==> flow/design.v <==
`timescale 1ns / 1ps
module axi_timer_averager_functional (
    input  logic        CLK            ,
    input  logic        RESET          ,
    input  logic        START_TIMER    ,
    input  logic        STOP_TIMER     ,
    input  logic        AVG_MSMT_ENABLE,
    input  logic [ 4:0] AVG_MSMT_LIMIT ,
    output logic [31:0] MSMT_VALUE     ,
    output logic        MSMT_VALID     ,
    output logic [63:0] AVG_MSMT_VALUE ,
    output logic [31:0] MSMT_COUNT     ,
    input  logic [ 3:0] LOAD_EN        ,
    input  logic [31:0] LOAD_DATA      ,
    input  logic [ 3:0] LOAD_STRB      
);
    function automatic logic [31:0] merge_bytes(input logic [31:0] old_value, input logic [31:0] new_value, input logic [3:0] strb);
        for (int b = 0; b < 4; b++)
            merge_bytes[b*8 +: 8] = strb[b] ? new_value[b*8 +: 8] : old_value[b*8 +: 8];
    endfunction
    logic d_start_timer;
    logic start_event  ;
    logic d_stop_timer;
    logic stop_event  ;
    localparam logic IDLE_ST = 1'b0;
    localparam logic MSMT_ST = 1'b1;
    logic [31:0] measurement_value;
    logic current_state;
    logic [31:0] avg_msmt_count;
    logic [31:0] avg_msmt_limit;
    logic [63:0] avg_msmt_value        ;
    logic [63:0] avg_msmt_value_shifted;
    logic        avg_msmt_value_valid  ;
    logic [31:0] avg_msmt_limit_rom [0:31];
    always_comb begin
        for (int i = 0; i < 32; i++)
            avg_msmt_limit_rom[i] = 32'h00000001 << i;
    end
    logic d_avg_msmt_enable;
    logic avg_msmt_event;
    always_ff @(posedge CLK) begin : MSMT_COUNT_processing  
        if (RESET)
            MSMT_COUNT <= 32'd1;
        else
            MSMT_COUNT <= avg_msmt_count + 1;
    end 
    always_comb begin 
        MSMT_VALUE = measurement_value;
    end 
    always_ff @(posedge CLK) begin 
        if (RESET)
            d_start_timer <= 1'b0;
        else
            d_start_timer <= START_TIMER ;
    end 
    always_ff @(posedge CLK) begin 
        if (RESET) begin 
            start_event <= 1'b0;
        end else if (!d_start_timer & START_TIMER) begin 
            start_event <= 1'b1;
        end else begin 
            start_event <= 1'b0;
        end 
    end 
    always_ff @(posedge CLK) begin 
        if (RESET)
            d_stop_timer <= 1'b0;
        else
            d_stop_timer <= STOP_TIMER;
    end 
    always_ff @(posedge CLK) begin 
        if (RESET) begin 
            stop_event <= 1'b0;
        end else if (!d_stop_timer & STOP_TIMER) begin 
            stop_event <= 1'b1;
        end else begin 
            stop_event <= 1'b0;
        end 
    end 
    always_ff @(posedge CLK) begin : current_state_processing 
        if (RESET) begin 
            current_state <= IDLE_ST;
        end else begin 
            case (current_state)
                IDLE_ST : 
                    if (start_event) begin 
                        current_state <= MSMT_ST;
                    end else begin 
                        current_state <= current_state;
                    end 
                MSMT_ST : 
                    if (stop_event) begin 
                        current_state <= IDLE_ST;
                    end else begin 
                        current_state <= current_state;
                    end 
                default : 
                    current_state <= current_state;
            endcase  
        end 
    end 
    always_ff @(posedge CLK) begin : measurement_value_processing 
        if (RESET) begin 
            measurement_value <= '0;
        end else if (LOAD_EN[3]) begin 
            measurement_value <= merge_bytes(measurement_value, LOAD_DATA, LOAD_STRB);
        end else begin 
            case (current_state)
                MSMT_ST : 
                    measurement_value <= measurement_value + 1;
                default : 
                    measurement_value <= '0;
            endcase  
        end 
    end 
    always_ff @(posedge CLK) begin : MSMT_VALID_processing 
        if (RESET) begin 
            MSMT_VALID <= 1'b0;
        end else begin 
            case (current_state) 
                MSMT_ST : 
                    if (stop_event) begin 
                        MSMT_VALID <= 1'b1;
                    end else begin 
                        MSMT_VALID <= 1'b0;
                    end 
                default : 
                    MSMT_VALID <= 1'b0;
            endcase  
        end 
    end 
    always_ff @(posedge CLK) begin : avg_msmt_count_processing 
        if (RESET) begin 
            avg_msmt_count <= '0;
        end else if (LOAD_EN[2]) begin 
            avg_msmt_count <= merge_bytes(avg_msmt_count, LOAD_DATA, LOAD_STRB);
        end else if ((avg_msmt_count == avg_msmt_limit) | !AVG_MSMT_ENABLE) begin 
            avg_msmt_count <= '0;
        end else begin 
            if (MSMT_VALID) begin 
                avg_msmt_count <= avg_msmt_count + 1;
            end else begin 
                avg_msmt_count <= avg_msmt_count;
            end 
        end 
    end 
    always_ff @(posedge CLK) begin : d_avg_msmt_enable_processing 
        if (RESET)
            d_avg_msmt_enable <= 1'b0;
        else
            d_avg_msmt_enable <= AVG_MSMT_ENABLE;
    end 
    always_ff @(posedge CLK) begin 
        if (RESET) begin 
            avg_msmt_event <= 1'b0;
        end else if (AVG_MSMT_ENABLE & !d_avg_msmt_enable) begin 
            avg_msmt_event <= 1'b1;
        end else begin 
            avg_msmt_event <= 1'b0;
        end 
    end 
    always_ff @(posedge CLK) begin : avg_msmt_limit_processing 
        if (RESET) begin 
            avg_msmt_limit <= '0;
        end else if (avg_msmt_event) begin 
            avg_msmt_limit <= avg_msmt_limit_rom[AVG_MSMT_LIMIT];
        end else begin 
            avg_msmt_limit <= avg_msmt_limit;
        end 
    end 
    always_ff @(posedge CLK) begin : avg_msmt_value_processing 
        if (RESET) begin 
            avg_msmt_value <= '0;
        end else if (LOAD_EN[0]) begin 
            avg_msmt_value[31:0] <= merge_bytes(avg_msmt_value[31:0], LOAD_DATA, LOAD_STRB);
        end else if (LOAD_EN[1]) begin 
            avg_msmt_value[63:32] <= merge_bytes(avg_msmt_value[63:32], LOAD_DATA, LOAD_STRB);
        end else if (avg_msmt_limit == avg_msmt_count) begin 
            avg_msmt_value <= '0;
        end else begin 
            if (AVG_MSMT_ENABLE) begin 
                if (MSMT_VALID) begin 
                        avg_msmt_value <= avg_msmt_value + measurement_value;
                end else begin 
                    avg_msmt_value <= avg_msmt_value;
                end 
            end else begin 
                avg_msmt_value <= '0;
            end 
        end 
    end 
    always_ff @(posedge CLK) begin : avg_msmt_value_shifted_processing 
        if (RESET) begin 
            avg_msmt_value_shifted <= '0;
        end else begin 
            case (AVG_MSMT_LIMIT) 
                5'h00   : avg_msmt_value_shifted <= avg_msmt_value[63:0];
                5'h01   : avg_msmt_value_shifted <= avg_msmt_value[63:1];
                5'h02   : avg_msmt_value_shifted <= avg_msmt_value[63:2];
                5'h03   : avg_msmt_value_shifted <= avg_msmt_value[63:3];
                5'h04   : avg_msmt_value_shifted <= avg_msmt_value[63:4];
                5'h05   : avg_msmt_value_shifted <= avg_msmt_value[63:5];
                5'h06   : avg_msmt_value_shifted <= avg_msmt_value[63:6];
                5'h07   : avg_msmt_value_shifted <= avg_msmt_value[63:7];
                5'h08   : avg_msmt_value_shifted <= avg_msmt_value[63:8];
                5'h09   : avg_msmt_value_shifted <= avg_msmt_value[63:9];
                5'h0a   : avg_msmt_value_shifted <= avg_msmt_value[63:10];
                5'h0b   : avg_msmt_value_shifted <= avg_msmt_value[63:11];
                5'h0c   : avg_msmt_value_shifted <= avg_msmt_value[63:12];
                5'h0d   : avg_msmt_value_shifted <= avg_msmt_value[63:13];
                5'h0e   : avg_msmt_value_shifted <= avg_msmt_value[63:14];
                5'h0f   : avg_msmt_value_shifted <= avg_msmt_value[63:15];
                5'h10   : avg_msmt_value_shifted <= avg_msmt_value[63:16];
                5'h11   : avg_msmt_value_shifted <= avg_msmt_value[63:17];
                5'h12   : avg_msmt_value_shifted <= avg_msmt_value[63:18];
                5'h13   : avg_msmt_value_shifted <= avg_msmt_value[63:19];
                5'h14   : avg_msmt_value_shifted <= avg_msmt_value[63:20];
                5'h15   : avg_msmt_value_shifted <= avg_msmt_value[63:21];
                5'h16   : avg_msmt_value_shifted <= avg_msmt_value[63:22];
                5'h17   : avg_msmt_value_shifted <= avg_msmt_value[63:23];
                5'h18   : avg_msmt_value_shifted <= avg_msmt_value[63:24];
                5'h19   : avg_msmt_value_shifted <= avg_msmt_value[63:25];
                5'h1a   : avg_msmt_value_shifted <= avg_msmt_value[63:26];
                5'h1b   : avg_msmt_value_shifted <= avg_msmt_value[63:27];
                5'h1c   : avg_msmt_value_shifted <= avg_msmt_value[63:28];
                5'h1d   : avg_msmt_value_shifted <= avg_msmt_value[63:29];
                5'h1e   : avg_msmt_value_shifted <= avg_msmt_value[63:30];
                5'h1f   : avg_msmt_value_shifted <= avg_msmt_value[63:31];
                default : avg_msmt_value_shifted <= avg_msmt_value[63:31];
            endcase  
        end 
    end 
    always_ff @(posedge CLK) begin : avg_msmt_value_valid_processing 
        if (RESET) begin 
            avg_msmt_value_valid <= 1'b0;
        end else if (avg_msmt_count == avg_msmt_limit) begin 
            avg_msmt_value_valid <= 1'b1;
        end else begin 
            avg_msmt_value_valid <= 1'b0;
        end 
    end
    always_ff @(posedge CLK) begin 
        if (RESET) begin 
            AVG_MSMT_VALUE <= '0;
        end else if (avg_msmt_value_valid) begin 
            AVG_MSMT_VALUE <= avg_msmt_value_shifted;
        end else begin 
            AVG_MSMT_VALUE <= AVG_MSMT_VALUE;
        end 
    end 
endmodule
`timescale 1 ns / 1 ps
module axi_timer_averager #(
    parameter integer DEFAULT_SAMPLES_SERIE = 2,
    parameter integer S_AXI_LITE_DATA_WIDTH = 32  ,
    parameter integer S_AXI_LITE_ADDR_WIDTH = 32
) (
    input  logic                                 CLK               ,
    input  logic                                 RESETN            ,
    input  logic [    S_AXI_LITE_ADDR_WIDTH-1:0] S_AXI_LITE_AWADDR ,
    input  logic [                          2:0] S_AXI_LITE_AWPROT ,
    input  logic                                 S_AXI_LITE_AWVALID,
    output logic                                 S_AXI_LITE_AWREADY,
    input  logic [    S_AXI_LITE_DATA_WIDTH-1:0] S_AXI_LITE_WDATA  ,
    input  logic [(S_AXI_LITE_DATA_WIDTH/8)-1:0] S_AXI_LITE_WSTRB  ,
    input  logic                                 S_AXI_LITE_WVALID ,
    output logic                                 S_AXI_LITE_WREADY ,
    output logic [                          1:0] S_AXI_LITE_BRESP  ,
    output logic                                 S_AXI_LITE_BVALID ,
    input  logic                                 S_AXI_LITE_BREADY ,
    input  logic [    S_AXI_LITE_ADDR_WIDTH-1:0] S_AXI_LITE_ARADDR ,
    input  logic [                          2:0] S_AXI_LITE_ARPROT ,
    input  logic                                 S_AXI_LITE_ARVALID,
    output logic                                 S_AXI_LITE_ARREADY,
    output logic [    S_AXI_LITE_DATA_WIDTH-1:0] S_AXI_LITE_RDATA  ,
    output logic [                          1:0] S_AXI_LITE_RRESP  ,
    output logic                                 S_AXI_LITE_RVALID ,
    input  logic                                 S_AXI_LITE_RREADY ,
    output logic [                         31:0] MSMT_VALUE        ,
    output logic                                 MSMT_VALID        ,
    input  logic                                 INTR
);
    logic [S_AXI_LITE_ADDR_WIDTH-1:0] axi_awaddr ;
    logic                             axi_awready;
    logic                             axi_wready ;
    logic [                      1:0] axi_bresp  ;
    logic                             axi_bvalid ;
    logic [S_AXI_LITE_ADDR_WIDTH-1:0] axi_araddr ;
    logic                             axi_arready;
    logic [S_AXI_LITE_DATA_WIDTH-1:0] axi_rdata  ;
    logic [                      1:0] axi_rresp  ;
    logic                             axi_rvalid ;
    localparam integer ADDR_LSB          = (S_AXI_LITE_DATA_WIDTH/32) + 1;
    localparam integer OPT_MEM_ADDR_BITS = 5                             ;
    logic                                                            slv_reg_rden                          ;
    logic                                                            slv_reg_wren                          ;
    logic [S_AXI_LITE_DATA_WIDTH-1:0]                                reg_data_out                          ;
    logic                                                            aw_en                                 ;
    logic        start_timer       ;
    logic        stop_timer        ;
    logic        avg_msmt_enable   ;
    logic [ 4:0] avg_msmt_limit    ;
    logic [31:0] msmt_count_reg    ;
    logic [63:0] avg_msmt_value_reg;
    logic [ 3:0] load_en           ;
    always_comb begin : S_AXI_LITE_processing 
        S_AXI_LITE_AWREADY = axi_awready;
        S_AXI_LITE_WREADY  = axi_wready;
        S_AXI_LITE_BRESP   = axi_bresp;
        S_AXI_LITE_BVALID  = axi_bvalid;
        S_AXI_LITE_ARREADY = axi_arready;
        S_AXI_LITE_RDATA   = axi_rdata;
        S_AXI_LITE_RRESP   = axi_rresp;
    end 
    always_ff @( posedge CLK ) begin : S_AXI_LITE_RVALID_proc
        if (~RESETN)
            S_AXI_LITE_RVALID <= 1'b0;
        else
            S_AXI_LITE_RVALID <= axi_rvalid;
    end 
    always_ff @( posedge CLK ) begin : axi_awready_proc
        if (~RESETN)
            axi_awready <= 1'b0;
        else    
            if (~axi_awready & S_AXI_LITE_AWVALID & S_AXI_LITE_WVALID & aw_en)
                axi_awready <= 1'b1;
            else 
                if (S_AXI_LITE_BREADY & axi_bvalid)
                    axi_awready <= 1'b0;
                else
                    axi_awready <= 1'b0;
    end       
    always_ff @( posedge CLK ) begin : aw_en_proc
        if (~RESETN)
            aw_en <= 1'b1;
        else
            if (~axi_awready & S_AXI_LITE_AWVALID & S_AXI_LITE_WVALID & aw_en)
                aw_en <= 1'b0;
            else 
                if (S_AXI_LITE_BREADY & axi_bvalid)
                    aw_en <= 1'b1;
    end       
    always_ff @( posedge CLK ) begin : axi_awaddr_proc
        if (~RESETN)
            axi_awaddr <= '0;
        else
            if (~axi_awready & S_AXI_LITE_AWVALID & S_AXI_LITE_WVALID & aw_en)
                axi_awaddr <= S_AXI_LITE_AWADDR;
    end       
    always_ff @( posedge CLK ) begin : axi_wready_proc
        if (~RESETN)
            axi_wready <= 1'b0;
        else    
            if (~axi_wready & S_AXI_LITE_WVALID & S_AXI_LITE_AWVALID & aw_en )
                axi_wready <= 1'b1;
            else
                axi_wready <= 1'b0;
    end       
    always_comb begin : slv_reg_wren_processing  
        slv_reg_wren = axi_wready & S_AXI_LITE_WVALID & axi_awready & S_AXI_LITE_AWVALID;
    end
    always_ff @( posedge CLK ) begin : axi_bvalid_proc
        if (~RESETN)
            axi_bvalid  <= 1'b0;
        else
            if (axi_awready & S_AXI_LITE_AWVALID & ~axi_bvalid & axi_wready & S_AXI_LITE_WVALID)
                axi_bvalid <= 1'b1;
            else
                if (S_AXI_LITE_BREADY & axi_bvalid)
                    axi_bvalid <= 1'b0; 
    end   
    always_ff @( posedge CLK ) begin : axi_bresp_proc
        if (~RESETN)
            axi_bresp   <= 2'b0;
        else
            if (axi_awready & S_AXI_LITE_AWVALID & ~axi_bvalid & axi_wready & S_AXI_LITE_WVALID)
                axi_bresp  <= 2'b0;  
    end   
    always_ff @( posedge CLK ) begin : axi_arready_proc
        if (~RESETN)
            axi_arready <= 1'b0;
        else    
            if (~axi_arready & S_AXI_LITE_ARVALID)
                axi_arready <= 1'b1;
            else
                axi_arready <= 1'b0;
    end       
    always_ff @( posedge CLK ) begin : axi_araddr_proc
        if (~RESETN)
            axi_araddr  <= 32'b0;
        else    
            if (~axi_arready & S_AXI_LITE_ARVALID)
                axi_araddr  <= S_AXI_LITE_ARADDR;
    end       
    always_ff @( posedge CLK ) begin : axi_rvalid_proc
        if (~RESETN)
            axi_rvalid <= 1'b0;
        else
            if (axi_arready & S_AXI_LITE_ARVALID & ~axi_rvalid)
                axi_rvalid <= 1'b1;
            else 
                if (axi_rvalid & S_AXI_LITE_RREADY)
                    axi_rvalid <= 1'b0;
    end    
    always_ff @( posedge CLK ) begin : axi_rresp_proc
        if (~RESETN)
            axi_rresp  <= '0;
        else
            if (axi_arready & S_AXI_LITE_ARVALID & ~axi_rvalid)
                axi_rresp  <= 2'b0;  
    end    
    always_ff @(posedge CLK) begin : slv_reg_rden_proc
        if (~RESETN)
            slv_reg_rden <= 1'b0;
        else
            slv_reg_rden <= axi_arready & S_AXI_LITE_ARVALID & ~axi_rvalid;
    end 
    always_ff @(posedge CLK) begin
        if (~RESETN)
            reg_data_out <= '0;
        else
        case ( axi_araddr[ADDR_LSB+OPT_MEM_ADDR_BITS:ADDR_LSB] )
            8'h00   : reg_data_out <= {31'b0, stop_timer};
            8'h01   : reg_data_out <= {16'b0, 3'b0, avg_msmt_limit, 7'b0, avg_msmt_enable};
            8'h02   : reg_data_out <= avg_msmt_value_reg[31:0];
            8'h03   : reg_data_out <= avg_msmt_value_reg[63:32];
            8'h04   : reg_data_out <= msmt_count_reg[31:0];
            default : reg_data_out <= '0;
        endcase
    end
    always_ff @(posedge CLK) begin
        if (~RESETN)
            axi_rdata <= '0;
        else if (slv_reg_rden)
            axi_rdata <= reg_data_out;      
    end    
    always_ff @(posedge CLK) begin : stop_timer_processing 
        if (~RESETN) begin 
            stop_timer <= 1'b0;
        end else begin 
            if (slv_reg_wren) begin 
                if (axi_awaddr[ADDR_LSB + OPT_MEM_ADDR_BITS : ADDR_LSB] == 0) begin 
                    if (S_AXI_LITE_WSTRB[0]) begin 
                        stop_timer <= S_AXI_LITE_WDATA[0];
                    end else begin 
                        stop_timer <= 1'b0;
                    end 
                end else begin 
                    stop_timer <= 1'b0;
                end 
            end else begin 
                stop_timer <= 1'b0;
            end 
        end 
    end 
    always_ff @(posedge CLK) begin : avg_msmt_enable_processing 
        if (~RESETN) begin 
            avg_msmt_enable <= 1'b0;
        end else begin 
            if (slv_reg_wren) begin 
                if (axi_awaddr[ADDR_LSB + OPT_MEM_ADDR_BITS : ADDR_LSB] == 1) begin 
                    if (S_AXI_LITE_WSTRB[0]) begin 
                        avg_msmt_enable <= S_AXI_LITE_WDATA[0];
                    end else begin 
                        avg_msmt_enable <= avg_msmt_enable;
                    end 
                end else begin 
                    avg_msmt_enable <= avg_msmt_enable;
                end 
            end else begin 
                avg_msmt_enable <= avg_msmt_enable;
            end 
        end 
    end 
    always_ff @(posedge CLK) begin : avg_msmt_limit_processing 
        if (~RESETN) begin 
            avg_msmt_limit <= DEFAULT_SAMPLES_SERIE;
        end else begin 
            if (slv_reg_wren) begin 
                if (axi_awaddr[ADDR_LSB + OPT_MEM_ADDR_BITS : ADDR_LSB] == 1) begin 
                    if (S_AXI_LITE_WSTRB[1]) begin 
                        avg_msmt_limit <= S_AXI_LITE_WDATA[12:8];
                    end else begin 
                        avg_msmt_limit <= avg_msmt_limit;
                    end 
                end else begin 
                    avg_msmt_limit <= avg_msmt_limit;
                end 
            end else begin 
                avg_msmt_limit <= avg_msmt_limit;
            end 
        end 
    end 
    always_ff @(posedge CLK) begin : start_timer_processing 
        if (~RESETN)
            start_timer <= 1'b0;
        else
            start_timer <= INTR;
    end 
    always_comb begin : load_en_processing 
        load_en[0] = slv_reg_wren & (axi_awaddr[ADDR_LSB + OPT_MEM_ADDR_BITS : ADDR_LSB] == 2);
        load_en[1] = slv_reg_wren & (axi_awaddr[ADDR_LSB + OPT_MEM_ADDR_BITS : ADDR_LSB] == 3);
        load_en[2] = slv_reg_wren & (axi_awaddr[ADDR_LSB + OPT_MEM_ADDR_BITS : ADDR_LSB] == 4);
        load_en[3] = slv_reg_wren & (axi_awaddr[ADDR_LSB + OPT_MEM_ADDR_BITS : ADDR_LSB] == 5);
    end
    axi_timer_averager_functional axi_timer_averager_functional_inst (
        .CLK            (CLK               ),
        .RESET          (~RESETN           ),
        .START_TIMER    (start_timer       ),
        .STOP_TIMER     (stop_timer        ),
        .AVG_MSMT_ENABLE(avg_msmt_enable   ),
        .AVG_MSMT_LIMIT (avg_msmt_limit    ),
        .MSMT_VALUE     (MSMT_VALUE        ),
        .MSMT_VALID     (MSMT_VALID        ),
        .AVG_MSMT_VALUE (avg_msmt_value_reg),
        .MSMT_COUNT     (msmt_count_reg    ),
        .LOAD_EN        (load_en           ),
        .LOAD_DATA      (S_AXI_LITE_WDATA  ),
        .LOAD_STRB      (S_AXI_LITE_WSTRB  )
    );
endmodule
---- From RTL to reports: axi_timer_averager ----
Tool output for the design above, in the order of the flow.
Lines are those of the file above, counted from 1.
Operators: Yosys type, input widths -> output width; for muxes data width and select width s.
Cell names lack the library's common part.
Not given: --
inputs
  top ..................................... axi_timer_averager
  clock port .............................. CLK
  cell library ............................ sky130hd
  library corner .......................... tt_025C_1v80

---- Word-level counts ----
Source: Yosys, flattened and elaborated. Widths are those after wreduce. Registers that Yosys merges into a memory's read port (data or address) are not register bits. Print and check cells do not count.
operators by class
  eq/ne operators ......................... 61
  divide/modulo/power cells ............... 0
  multiply operators ...................... 0
  mux-type cells .......................... 38
  shift-type cells ........................ 0
  order comparisons ....................... 0
  add/sub/neg operators ................... 3
  reduce/logical cells .................... 27
  bitwise operators ....................... 33
operators by type and width
  kind                   count
  $pmux 64 s32           1
  $pmux 32 s32           1
  $mux 32                14
  $pmux 32 s5            1
  $eq 5x5->1 const B     16
  $add 32x1->32 const B  2
  $eq 32x32->1           2
  $add 64x32->64         1
  $eq 5x4->1 const B     8
  $ne 2x2->1 const B     17
  $mux 8                 4
  $reduce_and 3->1       10
  $and 1x1->1            25
  $eq 6x2->1 const B     4
  $eq 5x3->1 const B     4
  $eq 6x3->1 const B     3
  $mux 1                 16
  $eq 6x1->1 const B     2
  $logic_not 6->1        2
  $reduce_and 2->1       5
  $eq 5x2->1 const B     2
  $ne 4x1->1 const B     2
  $not 1->1              7
  $reduce_bool 2->1      3
  $eq 5x1->1 const B     1
  $logic_not 5->1        1
  $logic_not 1->1        4
  $reduce_and 4->1       1
Not listed: further kinds 3, cells in them 3.
bit counts
  bits in registers ....................... 425
  memory bits (writable) .................. 0
  latch bits .............................. 0
  output and inout port bits .............. 74
  ROM bits ................................ 0
  word-level cells ........................ 207
  bits of input ports ..................... 114
  memories kept ........................... 0
  word width x clocked read ports ......... 0

---- Logic depth ----
Depth = most cells in a row (Yosys ltp): at word level without a register or memory, in the mapped netlist without a sequential cell, where the memories' decode and read muxes count.
logic depth
  word-level depth ........................ 6
  ABC_AREA ................................ 0
  gate-level depth with buffers ........... 11
  depth with buffers taken out ............ 11

---- Netlist ----
The flow's flattened synthesis, as Yosys stat reports it; memories are mapped. The netlist is that of the ABC_AREA named above (0 if unset); the other value can give another one.
synthesis totals
  flip-flops .............................. 421
  synthesis area .......................... 0.0284148 sq mm
  buffer cells ............................ 494
  sequential part of the area ............. 0.0084281 sq mm
  cells in the netlist .................... 3579
cells by type
  cell type  count  total area (sq um)
  dfxtp_1    421    8.43E+03
  a221oi_1   226    1.98E+03
  a22oi_1    257    1929.35
  a22o_1     210    1.84E+03
  mux2i_1    161    1.61E+03
  nor2_1     425    1595.28
  clkbuf_1   393    1.48E+03
  nand4_1    141    882.096
  a222oi_1   78     780.749
  a21oi_1    132    660.634
  nand2_1    142    533.011
  nor3_1     95     475.456
  o21ai_0    86     430.413
  ha_1       34     425.408
  nand3_1    85     425.408
  xor2_1     48     420.403
  xnor2_1    43     376.611
  a211oi_1   45     337.824
Not listed: further types 76, cells in them 557.
The figures by module come from a second, unflattened synthesis with its own total; it is not the netlist above.
unflattened totals
  cell total of the unflattened synthesis .. 3682
  area total of the unflattened synthesis .. 0.0289478 sq mm
Each row is one instance without its submodules.
modules
  module                         sequential area (sq mm)  times used  area (sq mm)  cells
  axi_timer_averager_functional  0.0065863                1           0.0249677     3271
  axi_timer_averager             0.0018418                1           0.0039801     411

---- Path before layout ----
Path of least setup slack by OpenSTA after synthesis, without wires, with an ideal clock, recovery checks aside; 20% of the period is set as input and as output delay. Where synthesis merged equal registers, the netlist keeps one of their names.
timing path post-synthesis
  path type ............................... in2reg
  start ................................... input S_AXI_LITE_WVALID
  end ..................................... register axi_timer_averager_functional_inst.measurement_value[21]
  clock period ............................ 8000 ps
  path buffers ............................ 2
  data arrival time ....................... 3253 ps
  slack ................................... 4625 ps
  setup time .............................. 122 ps
  delay of the path ....................... 1775 ps
  launch time at the first pin ............ 1600 ps
  external input delay .................... 1600 ps
  stages on the path ...................... 8
  data required time ...................... 7878 ps
  synthesis period reached ................ 3375 ps
"delay of the path" is the arrival time less input delay plus setup time.
"stages on the path": output pins that drive a net of the path, with the launching flip-flop's if there is one; two outputs of one cell count as two.
"synthesis period reached" = period - worst setup slack (recovery checks aside). The figure is calculated, with input and output delays left at 20% of the set period.
Between the ends stands the longest chain of elaborated cells between them, by number of cells; it is not shown to be the way that was timed. Of several equally long chains one is given.
A line is the first line of the expression or statement that the cell stems from. Yosys adds cells for indexed reads and writes and turns some case tables into memories.
At most two assigning lines are given for a register; there are more.
on the way, post-synthesis
  cells stage by stage .................... nand4_1 -> nor3_1 -> nand4_1 -> nand2_1 -> buf_1 -> clkbuf_1 -> o22ai_1 -> o311a_1
  cells in the longest elaborated chain ... 5
  elaborated cells on any way between the ends .. 6
  RTL lines with such cells ............... 3
  those cells by class .................... eq/ne: 1; mux: 1; logic: 4
ends and longest elaborated chain, post-synthesis
  item                line  text
  start: declaration  266   input  logic                                 S_AXI_LITE_WVALID ,
  $and 1x1->1 x3      360   slv_reg_wren = axi_wready & S_AXI_LITE_WVALID & axi_awready & S_AXI_LITE_AWVALID;
  $and 1x1->1         504   load_en[3] = slv_reg_wren & (axi_awaddr[ADDR_LSB + OPT_MEM_ADDR_BITS : ADDR_LSB] == 5);
  $mux 32             105   end else if (LOAD_EN[3]) begin
  end: assignment     106   measurement_value <= merge_bytes(measurement_value, LOAD_DATA, LOAD_STRB);
  end: assignment     110   measurement_value <= measurement_value + 1;
  end: declaration    27    logic [31:0] measurement_value;

---- Path in the finished layout ----
From the final timing report of flow run 1: the path of least setup slack in the routed layout; clock arrival at registers is part of the times.
The path's times are printed in steps of 10 ps; the period is the one set.
timing path after layout
  path type ............................... reg2reg
  start ................................... register axi_timer_averager_functional_inst.avg_msmt_count[5]
  end ..................................... register axi_timer_averager_functional_inst.avg_msmt_count[23]
  stages on the path ...................... 9
  data arrival time ....................... 4620 ps
  setup time .............................. 160 ps
  launch time at the first pin ............ 720 ps
  data required time ...................... 5860 ps
  slack ................................... 1240 ps
  clock period ............................ 5290 ps
  path buffers ............................ 0
Between the ends stands the longest chain of elaborated cells between them, by number of cells; it is not shown to be the way that was timed. Of several equally long chains one is given.
At most two assigning lines are given for a register; there are more.
on the way, after layout
  cells stage by stage .................... dfxtp_1 -> xor2_1 -> nor4_1 -> nand4_1 -> o21a_1 -> nand2_2 -> o22ai_1 -> a211oi_1 -> a211oi_1
  cells in the longest elaborated chain ... 4
  elaborated cells on any way between the ends .. 8
  those cells by class .................... add/sub: 1; eq/ne: 1; mux: 3; logic: 1; reduce/logical: 2
ends and longest elaborated chain, after layout
  item                line  text
  start: declaration  29    logic [31:0] avg_msmt_count;
  start: assignment   136   avg_msmt_count <= merge_bytes(avg_msmt_count, LOAD_DATA, LOAD_STRB);
  start: assignment   141   avg_msmt_count <= avg_msmt_count + 1;
  $add 32x1->32       141
  $mux 32             140   if (MSMT_VALID) begin
  $mux 32             137   end else if ((avg_msmt_count == avg_msmt_limit) | !AVG_MSMT_ENABLE) begin
  $mux 32             135   end else if (LOAD_EN[2]) begin
  end: assignment     136
  end: assignment     141
  end: declaration    29

Measured data: module axi_timer_averager, platform sky130hd, 4 stored runs of the flow under differing settings, order arbitrary. Input and output delays are each 20% of the period that was set; the output load is 0.01 pF.
"clock period achieved" = clock period - worst setup slack. The figure is calculated, with input and output delays left at 20% of the set period.
By "worst path time" is meant the share of the clock period that the worst setup path is allowed (20% is reserved at inputs, 20% at outputs), minus its slack. Clock arrival times at its registers enter into it.
By "power consumption" is meant OpenSTA's value without simulated activity: inputs other than the clock are taken to toggle once in ten clock periods, and the tool carries that through the logic.
"worst path time" is known to 10 ps.

======== flow run 1 ========
==> flow/run.sh <==
#!/bin/bash
# the make line also repeats the synthesis and layout settings of config.mk as NAME=value (left out here)
make -C /OpenROAD-flow-scripts/flow DESIGN_CONFIG=/design/flow/config.mk WORK_HOME=/design/flow/orfs CLKGATE_MAP_FILE= finish
==> flow/config.mk <==
export PLATFORM = sky130hd
export DESIGN_NAME = axi_timer_averager
export DESIGN_NICKNAME = axi_timer_averager
export VERILOG_FILES = /design/flow/design.v
export SDC_FILE = /design/flow/constraint.sdc
export NUM_CORES = 4
export LEC_CHECK = 0
export CAP_MARGIN = 40
export CELL_PAD_IN_SITES_DETAIL_PLACEMENT = 1
export CELL_PAD_IN_SITES_GLOBAL_PLACEMENT = 2
export CORE_ASPECT_RATIO = 1.27
export CORE_MARGIN = 2
export CORE_UTILIZATION = 17
export GPL_ROUTABILITY_DRIVEN = 1
export MIN_ROUTING_LAYER = met2
export PLACE_DENSITY_LB_ADDON = 0.07
export SETUP_SLACK_MARGIN = 0.83
export SLEW_MARGIN = 20
export TNS_END_PERCENT = 45
==> flow/constraint.sdc <==
create_clock -name core_clock -period 5.29 [get_ports {CLK}]
set_input_delay 1.0580 -clock core_clock [delete_from_list [all_inputs] [get_ports {CLK}]]
set_output_delay 1.0580 -clock core_clock [all_outputs]
set_load 0.01 [all_outputs]

-------- measured, flow run 1 --------
  die size ................................ 0.170454 sq mm
  worst slack on setup checks ............. 1236 ps
  worst path time ......................... 4050 ps
  worst setup path kind ................... reg2reg
  worst hold slack after layout ........... 386 ps
  power consumption ....................... 7894 µW
  setup TNS ............................... 0 ps
  standard-cell area of the final layout .. 0.0351875 sq mm
  clock period achieved ................... 4054 ps
  netlist area reported by Yosys .......... 0.0284148 sq mm
  final design utilization ................ 21.1%

======== flow run 2 ========
==> flow/run.sh <==
#!/bin/bash
# the make line also repeats the synthesis and layout settings of config.mk as NAME=value (left out here)
make -C /OpenROAD-flow-scripts/flow DESIGN_CONFIG=/design/flow/config.mk WORK_HOME=/design/flow/orfs CLKGATE_MAP_FILE= finish
==> flow/config.mk <==
export PLATFORM = sky130hd
export DESIGN_NAME = axi_timer_averager
export DESIGN_NICKNAME = axi_timer_averager
export VERILOG_FILES = /design/flow/design.v
export SDC_FILE = /design/flow/constraint.sdc
export NUM_CORES = 4
export LEC_CHECK = 0
export CAP_MARGIN = 25
export CELL_PAD_IN_SITES_DETAIL_PLACEMENT = 1
export CELL_PAD_IN_SITES_GLOBAL_PLACEMENT = 1
export CORE_MARGIN = 2
export CORE_UTILIZATION = 35
export GPL_ROUTABILITY_DRIVEN = 1
export MIN_ROUTING_LAYER = met2
export PLACE_DENSITY_LB_ADDON = 0.14
export SETUP_SLACK_MARGIN = -0.64
export SLEW_MARGIN = 20
==> flow/constraint.sdc <==
create_clock -name core_clock -period 8.0 [get_ports {CLK}]
set_input_delay 1.6000 -clock core_clock [delete_from_list [all_inputs] [get_ports {CLK}]]
set_output_delay 1.6000 -clock core_clock [all_outputs]
set_load 0.01 [all_outputs]

-------- flow run 2 --------
  stopped before the end: routing reported GRT-0116

======== flow run 3 ========
==> flow/run.sh <==
#!/bin/bash
# the make line also repeats the synthesis and layout settings of config.mk as NAME=value (left out here)
make -C /OpenROAD-flow-scripts/flow DESIGN_CONFIG=/design/flow/config.mk WORK_HOME=/design/flow/orfs CLKGATE_MAP_FILE= finish
==> flow/config.mk <==
export PLATFORM = sky130hd
export DESIGN_NAME = axi_timer_averager
export DESIGN_NICKNAME = axi_timer_averager
export VERILOG_FILES = /design/flow/design.v
export SDC_FILE = /design/flow/constraint.sdc
export NUM_CORES = 4
export LEC_CHECK = 0
export ABC_AREA = 1
export CAP_MARGIN = 5
export CELL_PAD_IN_SITES_DETAIL_PLACEMENT = 1
export CELL_PAD_IN_SITES_GLOBAL_PLACEMENT = 3
export CORE_MARGIN = 6
export CORE_UTILIZATION = 20
export CTS_CLUSTER_DIAMETER = 373
export GPL_ROUTABILITY_DRIVEN = 1
export GPL_TIMING_DRIVEN = 0
export HOLD_SLACK_MARGIN = -0.05
export MAX_ROUTING_LAYER = met5
export MIN_ROUTING_LAYER = met2
export PLACE_DENSITY_LB_ADDON = 0.27
export SETUP_SLACK_MARGIN = 0.87
export SLEW_MARGIN = 35
export TNS_END_PERCENT = 40
==> flow/constraint.sdc <==
create_clock -name core_clock -period 3.32 [get_ports {CLK}]
set_input_delay 0.6640 -clock core_clock [delete_from_list [all_inputs] [get_ports {CLK}]]
set_output_delay 0.6640 -clock core_clock [all_outputs]
set_load 0.01 [all_outputs]

-------- flow run 3 --------
  stopped before the end: routing reported GRT-0232

======== flow run 4 ========
==> flow/run.sh <==
#!/bin/bash
# the make line also repeats the synthesis and layout settings of config.mk as NAME=value (left out here)
make -C /OpenROAD-flow-scripts/flow DESIGN_CONFIG=/design/flow/config.mk WORK_HOME=/design/flow/orfs CLKGATE_MAP_FILE= finish
==> flow/config.mk <==
export PLATFORM = sky130hd
export DESIGN_NAME = axi_timer_averager
export DESIGN_NICKNAME = axi_timer_averager
export VERILOG_FILES = /design/flow/design.v
export SDC_FILE = /design/flow/constraint.sdc
export NUM_CORES = 4
export LEC_CHECK = 0
export ABC_AREA = 1
export CAP_MARGIN = 40
export CELL_PAD_IN_SITES_DETAIL_PLACEMENT = 1
export CELL_PAD_IN_SITES_GLOBAL_PLACEMENT = 3
export CORE_MARGIN = 6
export CORE_UTILIZATION = 34
export CTS_CLUSTER_DIAMETER = 373
export GPL_ROUTABILITY_DRIVEN = 1
export GPL_TIMING_DRIVEN = 1
export HOLD_SLACK_MARGIN = -0.05
export MAX_ROUTING_LAYER = met5
export PLACE_DENSITY_LB_ADDON = 0.27
export SETUP_SLACK_MARGIN = 0.87
export SLEW_MARGIN = 20
export TNS_END_PERCENT = 40
==> flow/constraint.sdc <==
create_clock -name core_clock -period 5.44 [get_ports {CLK}]
set_input_delay 1.0880 -clock core_clock [delete_from_list [all_inputs] [get_ports {CLK}]]
set_output_delay 1.0880 -clock core_clock [all_outputs]
set_load 0.01 [all_outputs]

-------- measured, flow run 4 --------
  die size ................................ 0.100226 sq mm
  worst slack on setup checks ............. 1775 ps
  worst path time ......................... 3660 ps
  worst setup path kind ................... reg2reg
  worst hold slack after layout ........... 383 ps
  power consumption ....................... 7126 µW
  setup TNS ............................... 0 ps
  standard-cell area of the final layout .. 0.0361246 sq mm
  clock period achieved ................... 3665 ps
  netlist area reported by Yosys .......... 0.0315428 sq mm
  final design utilization ................ 39.4%
